==> flow/design.v <==
`timescale 1ns / 1ps
module dataReg #(parameter dataWidth=8)(
input i_clk,
input [dataWidth-1:0] i_data,
input i_data_valid,
output reg [dataWidth-1:0] o_data,
output reg o_data_valid
);
always @(posedge i_clk)
begin
    if(i_data_valid)
        o_data <= i_data;
    o_data_valid <= i_data_valid;
end
endmodule
`timescale 1ns / 1ps
module lineBuffer #(parameter dataWidth=8, imageWidth=512)(
input   i_clk,
input   [dataWidth-1:0] i_data,
input   i_data_valid,
output  [dataWidth-1:0] o_data,
output  o_data_valid
);
wire [dataWidth-1:0] w_data_out [imageWidth-1:0];
wire [imageWidth-1:0] w_data_valid;
assign o_data = w_data_out[imageWidth-1];
assign o_data_valid = w_data_valid[imageWidth-1];
generate
    genvar i;
    for(i=0;i<imageWidth;i=i+1)
    begin:loop
        if(i==0)
            dataReg #(.dataWidth(dataWidth))DR0(
                .i_clk(i_clk),
                .i_data(i_data),
                .i_data_valid(i_data_valid),
                .o_data(w_data_out[i]),
                .o_data_valid(w_data_valid[i])
            );
         else
            dataReg #(.dataWidth(dataWidth))DR(
                .i_clk(i_clk),
                .i_data(w_data_out[i-1]),
                .i_data_valid(i_data_valid),
                .o_data(w_data_out[i]),
                .o_data_valid(w_data_valid[i])
            );
    end
endgenerate
endmodule
`timescale 1ns / 1ps
module imageBuffer #(parameter dataWidth=1,kernelWidth=5,kernelHeight=5,imageWidth=256)(
input        i_clk,
input        i_rst,
input  [dataWidth-1:0] i_pixel_data,
input        i_pixel_data_valid,
output [kernelWidth*kernelHeight*dataWidth-1:0] o_data,
output       o_data_valid
);
integer counter;
integer outDataCounter;
reg data_valid_int;
always @(posedge i_clk)
if(i_rst)
begin
    counter <= 0;
    data_valid_int <= 1'b0;
end
else
begin
    if(i_pixel_data_valid & !data_valid_int)
        counter <= counter+1;
    else if(!i_pixel_data_valid & data_valid_int)
        counter <= counter-1;
    if(counter >= (((kernelHeight+1)/2)*imageWidth+(kernelWidth+1)/2))
        data_valid_int <= 1'b1;
    else
        data_valid_int <= 1'b0;
end
always @(posedge i_clk)
begin
    if(i_rst)
        outDataCounter <= 0;
    else if(outDataCounter==imageWidth-1 & data_valid_int)
        outDataCounter <= 0;
    else if(data_valid_int)
        outDataCounter <= outDataCounter+1;
end
assign o_data_valid = data_valid_int & (outDataCounter<imageWidth-kernelWidth+1);
wire [dataWidth-1:0] w_data_reg_out [kernelWidth*kernelHeight-1:0];
wire [kernelWidth*kernelHeight-1:0] w_data_reg_out_valid;
wire [dataWidth-1:0] line_buff_out [kernelHeight-2:0];
wire [kernelHeight-2:0] line_buff_out_valid;
generate
genvar i,j,k;
    for(i=kernelHeight-1;i>=0;i=i-1)
    begin:l1
        for(j=kernelWidth-1;j>=0;j=j-1)
        begin:l2
            for(k=0;k<dataWidth;k=k+1)
            begin:l3
                assign o_data[(kernelHeight-1-i)*kernelWidth*dataWidth+(kernelWidth-1-j)*dataWidth+k] = w_data_reg_out[i*kernelWidth+j][k];
            end
        end
    end
endgenerate
generate
    for(i=0;i<kernelHeight;i=i+1)
    begin:oloop
        for(j=0;j<kernelWidth;j=j+1)
        begin:iloop
            if(i==0&j==0)  
            begin
                dataReg #(.dataWidth(dataWidth))dR0(
                    .i_clk(i_clk),
                    .i_data(i_pixel_data),  
                    .i_data_valid(i_pixel_data_valid),
                    .o_data(w_data_reg_out[i*kernelWidth+j]),
                    .o_data_valid(w_data_reg_out_valid[i*kernelWidth+j])
                );
            end
            else if(j==0)  
            begin
                dataReg #(.dataWidth(dataWidth))dR1(
                    .i_clk(i_clk),
                    .i_data(line_buff_out[i-1]),  
                    .i_data_valid(i_pixel_data_valid),
                    .o_data(w_data_reg_out[i*kernelWidth+j]),
                    .o_data_valid(w_data_reg_out_valid[i*kernelWidth+j])
                );
            end
            else 
            begin
                dataReg #(.dataWidth(dataWidth))dR2(
                    .i_clk(i_clk),
                    .i_data(w_data_reg_out[i*kernelWidth+j-1]),  
                    .i_data_valid(i_pixel_data_valid),
                    .o_data(w_data_reg_out[i*kernelWidth+j]),
                    .o_data_valid(w_data_reg_out_valid[i*kernelWidth+j])
                );
            end
        end
    end
endgenerate
generate
    for(i=0;i<kernelHeight-1;i=i+1)
    begin:loop
        if(i==0)
        begin
            lineBuffer #(.dataWidth(dataWidth),.imageWidth(imageWidth-kernelWidth))lB0(
                .i_clk(i_clk),
                .i_data(w_data_reg_out[kernelWidth-1]),
                .i_data_valid(i_pixel_data_valid),
                .o_data(line_buff_out[i]),
                .o_data_valid(line_buff_out_valid[i])
            );
        end
        else
        begin
            lineBuffer #(.dataWidth(dataWidth),.imageWidth(imageWidth-kernelWidth))lB(
                .i_clk(i_clk),
                .i_data(w_data_reg_out[(i+1)*kernelWidth-1]),
                .i_data_valid(i_pixel_data_valid),
                .o_data(line_buff_out[i]),
                .o_data_valid(line_buff_out_valid[i])
            );        
        end
    end
endgenerate
endmodule
`timescale 1ns / 1ps
module imageBuffer2 #(parameter dataWidth=1,kernelWidth=2,kernelHeight=2,imageWidth=256)(
input        i_clk,
input        i_rst,
input  [dataWidth-1:0] i_pixel_data,
input        i_pixel_data_valid,
output [kernelWidth*kernelHeight*dataWidth-1:0] o_data,
output  reg  o_data_valid
);
integer counter;
always @(posedge i_clk)
if(i_rst)
begin
    counter <= 0;
    o_data_valid <= 1'b0;
end
else
begin
    if(i_pixel_data_valid & !o_data_valid)
        counter <= counter+1;
    else if(!i_pixel_data_valid & o_data_valid)
        counter <= counter-1;
    if(counter == (((kernelHeight)/2)*imageWidth+((kernelWidth)/2)) & i_pixel_data_valid)
        o_data_valid <= 1'b1;
    else if(counter > (((kernelHeight)/2)*imageWidth+(kernelWidth)/2))
        o_data_valid <= 1'b1;
    else
        o_data_valid <= 1'b0;
end
wire [dataWidth-1:0] w_data_reg_out [kernelWidth*kernelHeight-1:0];
wire [kernelWidth*kernelHeight-1:0] w_data_reg_out_valid;
wire [dataWidth-1:0] line_buff_out [kernelHeight-2:0];
wire [kernelHeight-2:0] line_buff_out_valid;
generate
genvar i,j,k;
    for(i=kernelHeight-1;i>=0;i=i-1)
    begin:l1
        for(j=kernelWidth-1;j>=0;j=j-1)
        begin:l2
            for(k=0;k<dataWidth;k=k+1)
            begin:l3
                assign o_data[(kernelHeight-1-i)*kernelWidth*dataWidth+(kernelWidth-1-j)*dataWidth+k] = w_data_reg_out[i*kernelWidth+j][k];
            end
        end
    end
endgenerate
generate
    for(i=0;i<kernelHeight;i=i+1)
    begin:oloop
        for(j=0;j<kernelWidth;j=j+1)
        begin:iloop
            if(i==0&j==0)  
            begin
                dataReg #(.dataWidth(dataWidth))dR0(
                    .i_clk(i_clk),
                    .i_data(i_pixel_data),  
                    .i_data_valid(i_pixel_data_valid),
                    .o_data(w_data_reg_out[i*kernelWidth+j]),
                    .o_data_valid(w_data_reg_out_valid[i*kernelWidth+j])
                );
            end
            else if(j==0)  
            begin
                dataReg #(.dataWidth(dataWidth))dR1(
                    .i_clk(i_clk),
                    .i_data(line_buff_out[i-1]),  
                    .i_data_valid(i_pixel_data_valid),
                    .o_data(w_data_reg_out[i*kernelWidth+j]),
                    .o_data_valid(w_data_reg_out_valid[i*kernelWidth+j])
                );
            end
            else 
            begin
                dataReg #(.dataWidth(dataWidth))dR2(
                    .i_clk(i_clk),
                    .i_data(w_data_reg_out[i*kernelWidth+j-1]),  
                    .i_data_valid(i_pixel_data_valid),
                    .o_data(w_data_reg_out[i*kernelWidth+j]),
                    .o_data_valid(w_data_reg_out_valid[i*kernelWidth+j])
                );
            end
        end
    end
endgenerate
generate
    for(i=0;i<kernelHeight-1;i=i+1)
    begin:loop
        if(i==0)
        begin
            lineBuffer #(.dataWidth(dataWidth),.imageWidth(imageWidth))lB0(
                .i_clk(i_clk),
                .i_data(i_pixel_data),
                .i_data_valid(i_pixel_data_valid),
                .o_data(line_buff_out[i]),
                .o_data_valid(line_buff_out_valid[i])
            );
        end
        else
        begin
            lineBuffer #(.dataWidth(dataWidth),.imageWidth(imageWidth))lB(
                .i_clk(i_clk),
                .i_data(line_buff_out[i-1]),
                .i_data_valid(i_pixel_data_valid),
                .o_data(line_buff_out[i]),
                .o_data_valid(line_buff_out_valid[i])
            );        
        end
    end
endgenerate
endmodule
`timescale 1ns / 1ps
module Convolution #(parameter ConvData=1)(
input i_clk,
input i_rst,
input i_data_valid,
input [71:0]i_data,
output reg o_data_valid,
output reg [23:0]o_data
    );
  integer i;
  reg [23:0] sum,mul;reg [23:0] BiasAdd,x;
  function [15:0] coeff;
    input integer n;
    case(n)
        0: coeff = 16'b1001011101000;
        1: coeff = 16'b1010001110000;
        2: coeff = 16'b111011010110;
        3: coeff = 16'b1100100101010;
        4: coeff = 16'b11111100;
        5: coeff = 16'b1001001111111;
        6: coeff = 16'b1100011011100;
        7: coeff = 16'b110010000000;
        8: coeff = 16'b1010010110010;
        9: coeff = 16'b1110111110101011;
        10: coeff = 16'b11100110000;
        11: coeff = 16'b1111011100111111;
        12: coeff = 16'b10101010010;
        13: coeff = 16'b1100100101011;
        14: coeff = 16'b101100111100;
        15: coeff = 16'b100001010000;
        16: coeff = 16'b111101000111;
        17: coeff = 16'b110011011000;
        18: coeff = 16'b1000100101000;
        19: coeff = 16'b10110111;
        20: coeff = 16'b1101011111000110;
        21: coeff = 16'b1001001010110;
        22: coeff = 16'b101110100001;
        23: coeff = 16'b1101101111101010;
        24: coeff = 16'b111001110000;
        25: coeff = 16'b1001111001100;
        26: coeff = 16'b1101111001111011;
        default: coeff = 16'b0;
    endcase
  endfunction
  function [23:0] bias;
    input integer n;
    case(n)
        0: bias = 24'b1011000100;
        1: bias = 24'b111111111011001001000010;
        2: bias = 24'b101000010000101;
        default: bias = 24'b0;
    endcase
  endfunction
wire [23:0] b_sel = bias(ConvData-1);
always@(posedge i_clk)
o_data_valid <= i_rst ? 1'b0 : i_data_valid;
always@(posedge i_clk)
begin
 sum = 0;x=0;
    for(i=9*(ConvData-1);i<(9*ConvData);i=i+1)
    begin
        mul = $signed(i_data[(i-(9*(ConvData-1)))*8+:8])*$signed(coeff(i));
        x=$signed(x)+$signed(mul);             
    end
    sum =  $signed(x);
    BiasAdd <= $signed(sum) + $signed(b_sel); 
         if(!b_sel[23] &!sum[23] & BiasAdd[23])  
               begin
                   o_data[23] <= 1'b0;
                   o_data[22:0] <= {23{1'b1}};
               end
           else if(b_sel[23] & sum[23] &  !BiasAdd[23])  
               begin
                   o_data[23] <= 1'b1;
                   o_data[22:0] <= {23{1'b0}};
               end
           else
                   o_data <= BiasAdd;
 end 
endmodule
`timescale 1ns / 1ps
module ReLu  #(parameter dataWidth=16,weightIntWidth=4) (
    input           clk,
    input           rst,
    input   [2*dataWidth-1:0]   ReLu_Input,
    input relu_data_valid_In,
    output reg relu_data_valid_Out,
    output  reg [dataWidth+3:0]  out
);
always @(posedge clk)
begin
    relu_data_valid_Out <= rst ? 1'b0 : relu_data_valid_In;
    if($signed(ReLu_Input) >= 0)
    begin
        if(|ReLu_Input[2*dataWidth-1-:weightIntWidth+1])  
            out <= {1'b0,{(dataWidth+3){1'b1}}};  
        else
            out <= ReLu_Input[2*dataWidth-2-weightIntWidth-:dataWidth+4];
    end
    else 
        out <= 0;      
end
endmodule
`timescale 1ns / 1ps
module maxpoolLogic #(parameter imageWidth=256)(
input   i_clk,
input   i_reset_n,
input   i_data_valid,
output o_data_valid
    );
 reg count;
 integer pixelCounter;
 assign o_data_valid = (i_data_valid && (pixelCounter<26) && count);
 always @(posedge i_clk)
 if(!i_reset_n)
 begin
    pixelCounter <= 0;
    count <= 1'b0;
 end
 else
 begin
    if(i_data_valid && pixelCounter == (2*imageWidth-1))
        pixelCounter <= 0;
    else if(i_data_valid) begin
        pixelCounter <= pixelCounter + 1;
    end
    if(i_data_valid)
        count <= ~count;
 end
 endmodule
`timescale 1ns / 1ps
module maxPooler(
    input   i_clk,
    input   i_rst,
    input[63:0] i_data_MP,
    input i_data_valid_MP,
    output reg [15:0] out_data_MP,
    output out_data_valid
    );
    integer i;
    reg [15:0] largest;
    always @(posedge i_clk) begin
        if(i_data_valid_MP)begin
            largest = i_data_MP[15:0];
            for(i=0;i<4;i=i+1)
            begin
                if(i_data_MP[16*i +: 16] > largest)
                    largest = i_data_MP[i*16+:16];
            end
            out_data_MP <= largest;
        end
    end
 maxpoolLogic  #(.imageWidth(26)) MDL(
    .i_clk(i_clk),
    .i_reset_n(!i_rst),
    .i_data_valid(i_data_valid_MP),
    .o_data_valid(out_data_valid)
 );
endmodule
`timescale 1ns / 1ps
module Conv_ReLu_MaxPool #(parameter ConvKernel=1)
                           (input[71:0] inputData,
                           input inputValid,
                           input clk,
                           input rst,
                           output[15:0] MP_Out,
                           output MPOut_valid
    );
    wire out_data_valid;
    wire[71:0] out_data;
    wire data_conv_valid;
    wire[23:0] conv_data;
    wire relu_data_valid_Out;
    wire[15:0]relu_out;
    wire[63:0] Out;
    wire Out_valid;
    Convolution #(.ConvData(ConvKernel))conv (
    .i_clk(clk),
    .i_rst(rst),
    .i_data_valid(inputValid),
    .i_data(inputData),
    .o_data_valid(data_conv_valid),
    .o_data(conv_data)
        );
    ReLu  #(.dataWidth(12),.weightIntWidth(0)) ReLu 
        (.clk(clk), .rst(rst),
        .ReLu_Input(conv_data),
        .relu_data_valid_In(data_conv_valid),
        .relu_data_valid_Out(relu_data_valid_Out),
        .out(relu_out));
     imageBuffer2 #(.dataWidth(16),.kernelWidth(2),.kernelHeight(2),.imageWidth(26)) IB2 (
               . i_clk(clk),
               .i_rst(rst),
               .i_pixel_data(relu_out),
               .i_pixel_data_valid(relu_data_valid_Out),
               .o_data(Out), 
               .o_data_valid(Out_valid) 
             );
      maxPooler MP(
                 .i_clk(clk),
                 .i_rst(rst),
                 .i_data_MP(Out),
                 .i_data_valid_MP(Out_valid),
                 .out_data_MP(MP_Out),
                 .out_data_valid(MPOut_valid)
                 );
endmodule
`timescale 1ns / 1ps
module cnn_layer1 (
    input         clk,
    input         rst,
    input  [7:0]  pix_in,
    input         pix_valid,
    output [15:0] mp_out0,
    output        mp_valid0,
    output [15:0] mp_out1,
    output        mp_valid1,
    output [15:0] mp_out2,
    output        mp_valid2
);
    wire [71:0] win_data;
    wire        win_valid;
    imageBuffer #(.dataWidth(8),.kernelWidth(3),.kernelHeight(3),.imageWidth(28)) IB (
        .i_clk(clk),
        .i_rst(rst),
        .i_pixel_data(pix_in),
        .i_pixel_data_valid(pix_valid),
        .o_data(win_data),
        .o_data_valid(win_valid)
    );
    Conv_ReLu_MaxPool #(.ConvKernel(1)) CRM1 (
        .inputData(win_data), .inputValid(win_valid), .clk(clk), .rst(rst),
        .MP_Out(mp_out0), .MPOut_valid(mp_valid0));
    Conv_ReLu_MaxPool #(.ConvKernel(2)) CRM2 (
        .inputData(win_data), .inputValid(win_valid), .clk(clk), .rst(rst),
        .MP_Out(mp_out1), .MPOut_valid(mp_valid1));
    Conv_ReLu_MaxPool #(.ConvKernel(3)) CRM3 (
        .inputData(win_data), .inputValid(win_valid), .clk(clk), .rst(rst),
        .MP_Out(mp_out2), .MPOut_valid(mp_valid2));
endmodule
---- Tool chain data of cnn_layer1 ----
What the tools print for cnn_layer1, step after step.
Line numbers count from 1 in the design file above.
Library cell names are shortened.
A cell with -- has no value.
inputs
  top module .............................. cnn_layer1
  clock ................................... clk
  cell library ............................ sky130hd
  library corner .......................... tt_025C_1v80

---- Word level ----
Source: Yosys, flattened and elaborated. Widths are those after wreduce. Registers that Yosys merges into a memory's read port (data or address) are not register bits. Print and check cells do not count. Equal cells are merged and count once.
operators by class
  $add $sub $neg .......................... 39
  multipliers ............................. 27
  magnitude comparators ................... 20
  equality and inequality tests ........... 7
  muxes and demuxes ....................... 36
  bitwise logic cells ..................... 22
  reductions and logical operators ........ 29
operators with widths
  kind                                                             count
  multiplier 8 x 13 -> 21 bit (second input constant)              6
  multiplier 8 x 14 -> 22 bit (second input constant)              5
  multiplier 8 x 11 -> 19 bit (second input constant)              4
  multiplier 8 x 12 -> 20 bit (second input constant)              3
  multiplier 8 x 9 -> 17 bit (second input constant)               3
  multiplier 8 x 10 -> 18 bit (second input constant)              2
  two-way mux 16 bit                                               18
  adder 32 x 2 -> 32 bit (second input constant)                   8
  two-way mux 32 bit                                               8
  multiplier 8 x 15 -> 23 bit (second input constant)              1
  adder 24 x 21 -> 24 bit                                          7
  adder 24 x 22 -> 24 bit                                          7
  greater-than comparator 16 bit                                   9
  subtractor 32 x 2 -> 32 bit (second input constant)              4
  less-than comparator 32 x 6 -> 1 bit (second input constant)     4
  equality test 32 x 6 -> 1 bit (second input constant)            4
  multiplier 8 x 8 -> 16 bit (second input constant)               1
  multiplier 8 x 7 -> 15 bit (second input constant)               1
  greater-than comparator 32 x 6 -> 1 bit (second input constant)  3
  equality test 32 x 7 -> 1 bit (second input constant)            3
  multiplier 8 x 6 -> 14 bit (second input constant)               1
  >= comparator 24 x 1 -> 1 bit (second input constant)            3
  adder 23 x 21 -> 24 bit                                          2
  adder 24 x 16 -> 24 bit (second input constant)                  2
  adder 24 x 23 -> 24 bit                                          2
  two-way mux 15 bit                                               3
  >= comparator 32 x 7 -> 1 bit (second input constant)            1
  adder 23 x 23 -> 24 bit                                          1
Not listed: further kinds 13, cells in them 64.
bit counts
  flip-flop bits (word level) ............. 2321
  input port bits ......................... 11
  output and inout port bits .............. 51
  cells after elaboration ................. 357

---- Logic depth ----
Longest topological path by Yosys (ltp), each cell counted once; first at word level (registers and memories cut), then after technology mapping (sequential cells cut; the memories' decode and read muxes count).
logic depth
  depth in word-level cells ............... 11
  ABC_AREA ................................ 1
  depth in mapped cells ................... 51
  gate-level depth less buffers ........... 51

---- After synthesis ----
The flow's flattened synthesis, as Yosys stat reports it; memories are mapped. The netlist is that of the ABC_AREA named above (0 if unset); the other value can give another one.
cell types
  cell      count  area in all (um^2)
  edfxtp_1  1864   5.6E+04
  fa_1      1123   2.25E+04
  ha_1      1466   1.83E+04
  inv_1     2790   1.05E+04
  dfxtp_1   415    8.31E+03
  nand2_1   1646   6.18E+03
  a21oi_1   577    2887.77
  nor2_1    700    2627.52
  nand3_1   504    2.52E+03
  xor2_1    268    2.35E+03
  o21ai_0   308    1.54E+03
  xnor2_1   164    1.44E+03
  nand4_1   129    807.024
  nor3_1    132    660.634
  o21bai_1  59     442.925
  nor4_1    66     412.896
  or2_2     60     375.36
  o211ai_1  43     322.81
Not listed: further types 51, cells in them 481.
synthesis totals
  cells in the netlist .................... 12795
  chip area (Yosys) ....................... 141454.4 um^2
  mapped flip-flops ....................... 2279
  buffers ................................. 87

---- Path before layout ----
OpenSTA on the mapped netlist: ideal clock, no wires. The path of least setup slack (recovery checks aside). Input and output delay are each 20% of the period. Register names are those of the netlist, which keeps one name where synthesis merged equal registers.
timing after synthesis
  path type ............................... reg-to-reg
  from .................................... register (name not given)
  to ...................................... register CRM3.IB2.counter[29]
  clock period ............................ 14.0 ns
  library setup time ...................... 0.109 ns
  time at the first pin ................... 0.000 ns
  arrival time ............................ 35.540 ns
  data required time ...................... 13.891 ns
  path slack .............................. -21.649 ns
  path delay .............................. 35.649 ns
  stages .................................. 16
  synthesis period reached ................ 35.649 ns
"path delay" is the arrival time less input delay plus setup time.
"stages" counts driving pins, that of a launching flip-flop among them; a cell with two outputs on the path counts twice.
"synthesis period reached" = period - worst setup slack (recovery checks aside). The figure is calculated, with input and output delays left at 20% of the set period.
Between the ends stands the longest chain of elaborated cells between them, by number of cells; it is not shown to be the way that was timed. Of several equally long chains one is given.
Each line given opens the expression or statement behind the cell; cells for indexed reads and writes are added by Yosys, which also makes memories of some case tables.
At most two assigning lines are given for a register; there are more.
between the ends, after synthesis
  cell sequence ........................... dfxtp_1 > ha_1 > inv_1 > ha_1 > a21oi_1 > nand2_1 > a21boi_0 > inv_1 > a21oi_1 > inv_1 > nand3_1 > nand2_1 > a21oi_1 > o21ai_0 > nand2_1 > inv_1
  cells in the longest elaborated chain ... 4
RTL lines, path after synthesis
  what                line  source
  logical NOT 1 bit   191   else if(!i_pixel_data_valid & o_data_valid)
  bitwise AND 1 bit   191
  two-way mux 32 bit  191
  two-way mux 32 bit  189   if(i_pixel_data_valid & !o_data_valid)
  to (assign)         190   counter <= counter+1;
  to (assign)         192   counter <= counter-1;
  to (decl)           180   integer counter;

---- Timing after layout ----
Path of least setup slack in the final report of record 2 (OpenROAD, finished layout, wires in). Where an end is a register, its clock arrival counts in the times.
timing post-layout
  path type ............................... reg-to-reg
  from .................................... register IB.oloop[2].iloop[0].genblk1.genblk1.dR1.o_data[1]
  to ...................................... register CRM3.conv.o_data[20]
  clock period ............................ 19.1 ns
  library setup time ...................... 0.06 ns
  time at the first pin ................... 1.04 ns
  arrival time ............................ 13.47 ns
  data required time ...................... 20.02 ns
  path slack .............................. 6.55 ns
  stages .................................. 44
Between the ends stands the longest chain of elaborated cells between them, by number of cells; it is not shown to be the way that was timed. Of several equally long chains one is given.
At most two assigning lines are given for a register; there are more.
between the ends, post-layout
  cell sequence ........................... edfxtp_1 > ha_1 > inv_1 > fa_1 > fa_1 > fa_1 > inv_1 > ha_1 > inv_1 > o21bai_1 > a31oi_1 > nor2_1 > nor2_1 > nand2_1 > nand2_1 > nand2_1 > a21oi_1 > xor2_1 > [... 8 more ...] > inv_1 > fa_1 > inv_1 > fa_1 > inv_1 > fa_1 > inv_1 > ha_1 > nand2_1 > nor3_1 > and2_1 > nand4_1 > nand3_1 > nand3b_1 > nand2_1 > inv_1 > nand2_2 > nand2_1
  cells in the longest elaborated chain ... 10
RTL lines, path post-layout
  what                         line  source
  from (decl)                  6     output reg [dataWidth-1:0] o_data,
  from (assign)                12    o_data <= i_data;
  multiplier 8 x 14 -> 22 bit  342   mul = $signed(i_data[(i-(9*(ConvData-1)))*8+:8])*$signed(coeff(i));
  adder 23 x 23 -> 24 bit      343   x=$signed(x)+$signed(mul);
  adder 24 x 22 -> 24 bit      343
  adder 24 x 21 -> 24 bit      343
  adder 24 x 23 -> 24 bit      343
  adder 24 x 21 -> 24 bit      343
  adder 24 x 22 -> 24 bit      343
  adder 24 x 23 -> 24 bit      343
  logical NOT 1 bit            347   if(!b_sel[23] &!sum[23] & BiasAdd[23])
  bitwise AND 1 bit            347
  to (assign)                  350   o_data[22:0] <= {23{1'b1}};
  to (assign)                  358   o_data <= BiasAdd;
  to (decl)                    288   output reg [23:0]o_data

Settings and measured results of 4 stored flow runs for module cnn_layer1 (sky130hd), not sorted in any way. The constraints put input and output delay at 20% of the set period each and load the outputs with 0.01 pF.
"achieved clock period (ns)" means the clock period less the worst setup slack. The figure is calculated, with input and output delays left at 20% of the set period.
"worst setup path time (ns)" is the time allowed to the run's worst setup path (the clock period less input and output delay, where it has them) less its slack. Clock arrival times count: a late capture clock shortens it, a late launch clock lengthens it.

Flow files of record 1
==> flow/run.sh <==
#!/bin/bash
# the make line also repeats the synthesis and layout settings of config.mk as NAME=value (left out here)
make -C /OpenROAD-flow-scripts/flow DESIGN_CONFIG=/design/flow/config.mk WORK_HOME=/design/flow/orfs CLKGATE_MAP_FILE= finish
==> flow/config.mk <==
export PLATFORM = sky130hd
export DESIGN_NAME = cnn_layer1
export DESIGN_NICKNAME = cnn_layer1
export VERILOG_FILES = /design/flow/design.v
export SDC_FILE = /design/flow/constraint.sdc
export NUM_CORES = 4
export LEC_CHECK = 0
export ABC_AREA = 0
export CAP_MARGIN = 20
export CELL_PAD_IN_SITES_DETAIL_PLACEMENT = 1
export CELL_PAD_IN_SITES_GLOBAL_PLACEMENT = 1
export CORE_MARGIN = 4
export CORE_UTILIZATION = 70
export CTS_CLUSTER_SIZE = 31
export GPL_ROUTABILITY_DRIVEN = 0
export GPL_TIMING_DRIVEN = 0
export HOLD_SLACK_MARGIN = -0.09
export MAX_ROUTING_LAYER = met4
export MIN_ROUTING_LAYER = met2
export PLACE_DENSITY_LB_ADDON = 0.21
export SETUP_SLACK_MARGIN = 1.8
export SLEW_MARGIN = 20
export TNS_END_PERCENT = 65
==> flow/constraint.sdc <==
create_clock -name core_clock -period 14.0 [get_ports {clk}]
set_input_delay 2.8000 -clock core_clock [delete_from_list [all_inputs] [get_ports {clk}]]
set_output_delay 2.8000 -clock core_clock [all_outputs]
set_load 0.01 [all_outputs]

report of record 1: did not finish, cts, DPL-0033

Flow files of record 2
==> flow/run.sh <==
#!/bin/bash
# the make line also repeats the synthesis and layout settings of config.mk as NAME=value (left out here)
make -C /OpenROAD-flow-scripts/flow DESIGN_CONFIG=/design/flow/config.mk WORK_HOME=/design/flow/orfs CLKGATE_MAP_FILE= finish
==> flow/config.mk <==
export PLATFORM = sky130hd
export DESIGN_NAME = cnn_layer1
export DESIGN_NICKNAME = cnn_layer1
export VERILOG_FILES = /design/flow/design.v
export SDC_FILE = /design/flow/constraint.sdc
export NUM_CORES = 4
export LEC_CHECK = 0
export ABC_AREA = 1
export CAP_MARGIN = 20
export CELL_PAD_IN_SITES_DETAIL_PLACEMENT = 2
export CELL_PAD_IN_SITES_GLOBAL_PLACEMENT = 3
export CORE_ASPECT_RATIO = 0.83
export CORE_MARGIN = 7
export CORE_UTILIZATION = 20
export CTS_CLUSTER_DIAMETER = 32
export GPL_TIMING_DRIVEN = 1
export HOLD_SLACK_MARGIN = -0.04
export MAX_ROUTING_LAYER = met5
export MIN_ROUTING_LAYER = met2
export PLACE_DENSITY_LB_ADDON = 0.01
export SLEW_MARGIN = 35
==> flow/constraint.sdc <==
create_clock -name core_clock -period 19.1 [get_ports {clk}]
set_input_delay 3.8200 -clock core_clock [delete_from_list [all_inputs] [get_ports {clk}]]
set_output_delay 3.8200 -clock core_clock [all_outputs]
set_load 0.01 [all_outputs]

report of record 2
yosys chip area after synthesis (um^2): 141454.4
finish__design__die__area: 731114.0
finish__design__instance__area__stdcell: 176718.0
finish__design__instance__utilization: 0.2507
finish__timing__setup__ws: 6.546
finish__timing__setup__tns: 0.000
finish__timing__hold__ws: 0.339
achieved clock period (ns): 12.554
worst setup path time (ns): 12.55
worst setup path kind: reg-to-reg

Flow files of record 3
==> flow/run.sh <==
#!/bin/bash
# the make line also repeats the synthesis and layout settings of config.mk as NAME=value (left out here)
make -C /OpenROAD-flow-scripts/flow DESIGN_CONFIG=/design/flow/config.mk WORK_HOME=/design/flow/orfs CLKGATE_MAP_FILE= finish
==> flow/config.mk <==
export PLATFORM = sky130hd
export DESIGN_NAME = cnn_layer1
export DESIGN_NICKNAME = cnn_layer1
export VERILOG_FILES = /design/flow/design.v
export SDC_FILE = /design/flow/constraint.sdc
export NUM_CORES = 4
export LEC_CHECK = 0
export CAP_MARGIN = 20
export CORE_ASPECT_RATIO = 1.3
export CORE_MARGIN = 8
export CORE_UTILIZATION = 20
export CTS_CLUSTER_DIAMETER = 32
export GPL_TIMING_DRIVEN = 1
export MAX_ROUTING_LAYER = met4
export MIN_ROUTING_LAYER = met1
export PLACE_DENSITY_LB_ADDON = 0.01
export SETUP_SLACK_MARGIN = 4.44
export SLEW_MARGIN = 35
==> flow/constraint.sdc <==
create_clock -name core_clock -period 19.1 [get_ports {clk}]
set_input_delay 3.8200 -clock core_clock [delete_from_list [all_inputs] [get_ports {clk}]]
set_output_delay 3.8200 -clock core_clock [all_outputs]
set_load 0.01 [all_outputs]

report of record 3
yosys chip area after synthesis (um^2): 135615.1
finish__design__die__area: 704907.0
finish__design__instance__area__stdcell: 170290.0
finish__design__instance__utilization: 0.2514
finish__timing__setup__ws: 6.206
finish__timing__setup__tns: 0.000
finish__timing__hold__ws: 0.369
achieved clock period (ns): 12.894
worst setup path time (ns): 12.89
worst setup path kind: reg-to-reg

Flow files of record 4
==> flow/run.sh <==
#!/bin/bash
# the make line also repeats the synthesis and layout settings of config.mk as NAME=value (left out here)
make -C /OpenROAD-flow-scripts/flow DESIGN_CONFIG=/design/flow/config.mk WORK_HOME=/design/flow/orfs CLKGATE_MAP_FILE= finish
==> flow/config.mk <==
export PLATFORM = sky130hd
export DESIGN_NAME = cnn_layer1
export DESIGN_NICKNAME = cnn_layer1
export VERILOG_FILES = /design/flow/design.v
export SDC_FILE = /design/flow/constraint.sdc
export NUM_CORES = 4
export LEC_CHECK = 0
export ABC_AREA = 1
export CAP_MARGIN = 20
export CELL_PAD_IN_SITES_DETAIL_PLACEMENT = 1
export CELL_PAD_IN_SITES_GLOBAL_PLACEMENT = 0
export CORE_MARGIN = 4
export CORE_UTILIZATION = 26
export CTS_CLUSTER_SIZE = 31
export GPL_ROUTABILITY_DRIVEN = 0
export GPL_TIMING_DRIVEN = 0
export HOLD_SLACK_MARGIN = -0.09
export MAX_ROUTING_LAYER = met5
export MIN_ROUTING_LAYER = met2
export PLACE_DENSITY_LB_ADDON = 0.21
export SETUP_SLACK_MARGIN = 1.8
export SLEW_MARGIN = 20
export TNS_END_PERCENT = 65
==> flow/constraint.sdc <==
create_clock -name core_clock -period 14.0 [get_ports {clk}]
set_input_delay 2.8000 -clock core_clock [delete_from_list [all_inputs] [get_ports {clk}]]
set_output_delay 2.8000 -clock core_clock [all_outputs]
set_load 0.01 [all_outputs]

report of record 4
yosys chip area after synthesis (um^2): 141454.4
finish__design__die__area: 555919.0
finish__design__instance__area__stdcell: 162892.0
finish__design__instance__utilization: 0.3008
finish__timing__setup__ws: 2.096
finish__timing__setup__tns: 0.000
finish__timing__hold__ws: 0.345
achieved clock period (ns): 11.904
worst setup path time (ns): 11.90
worst setup path kind: reg-to-reg
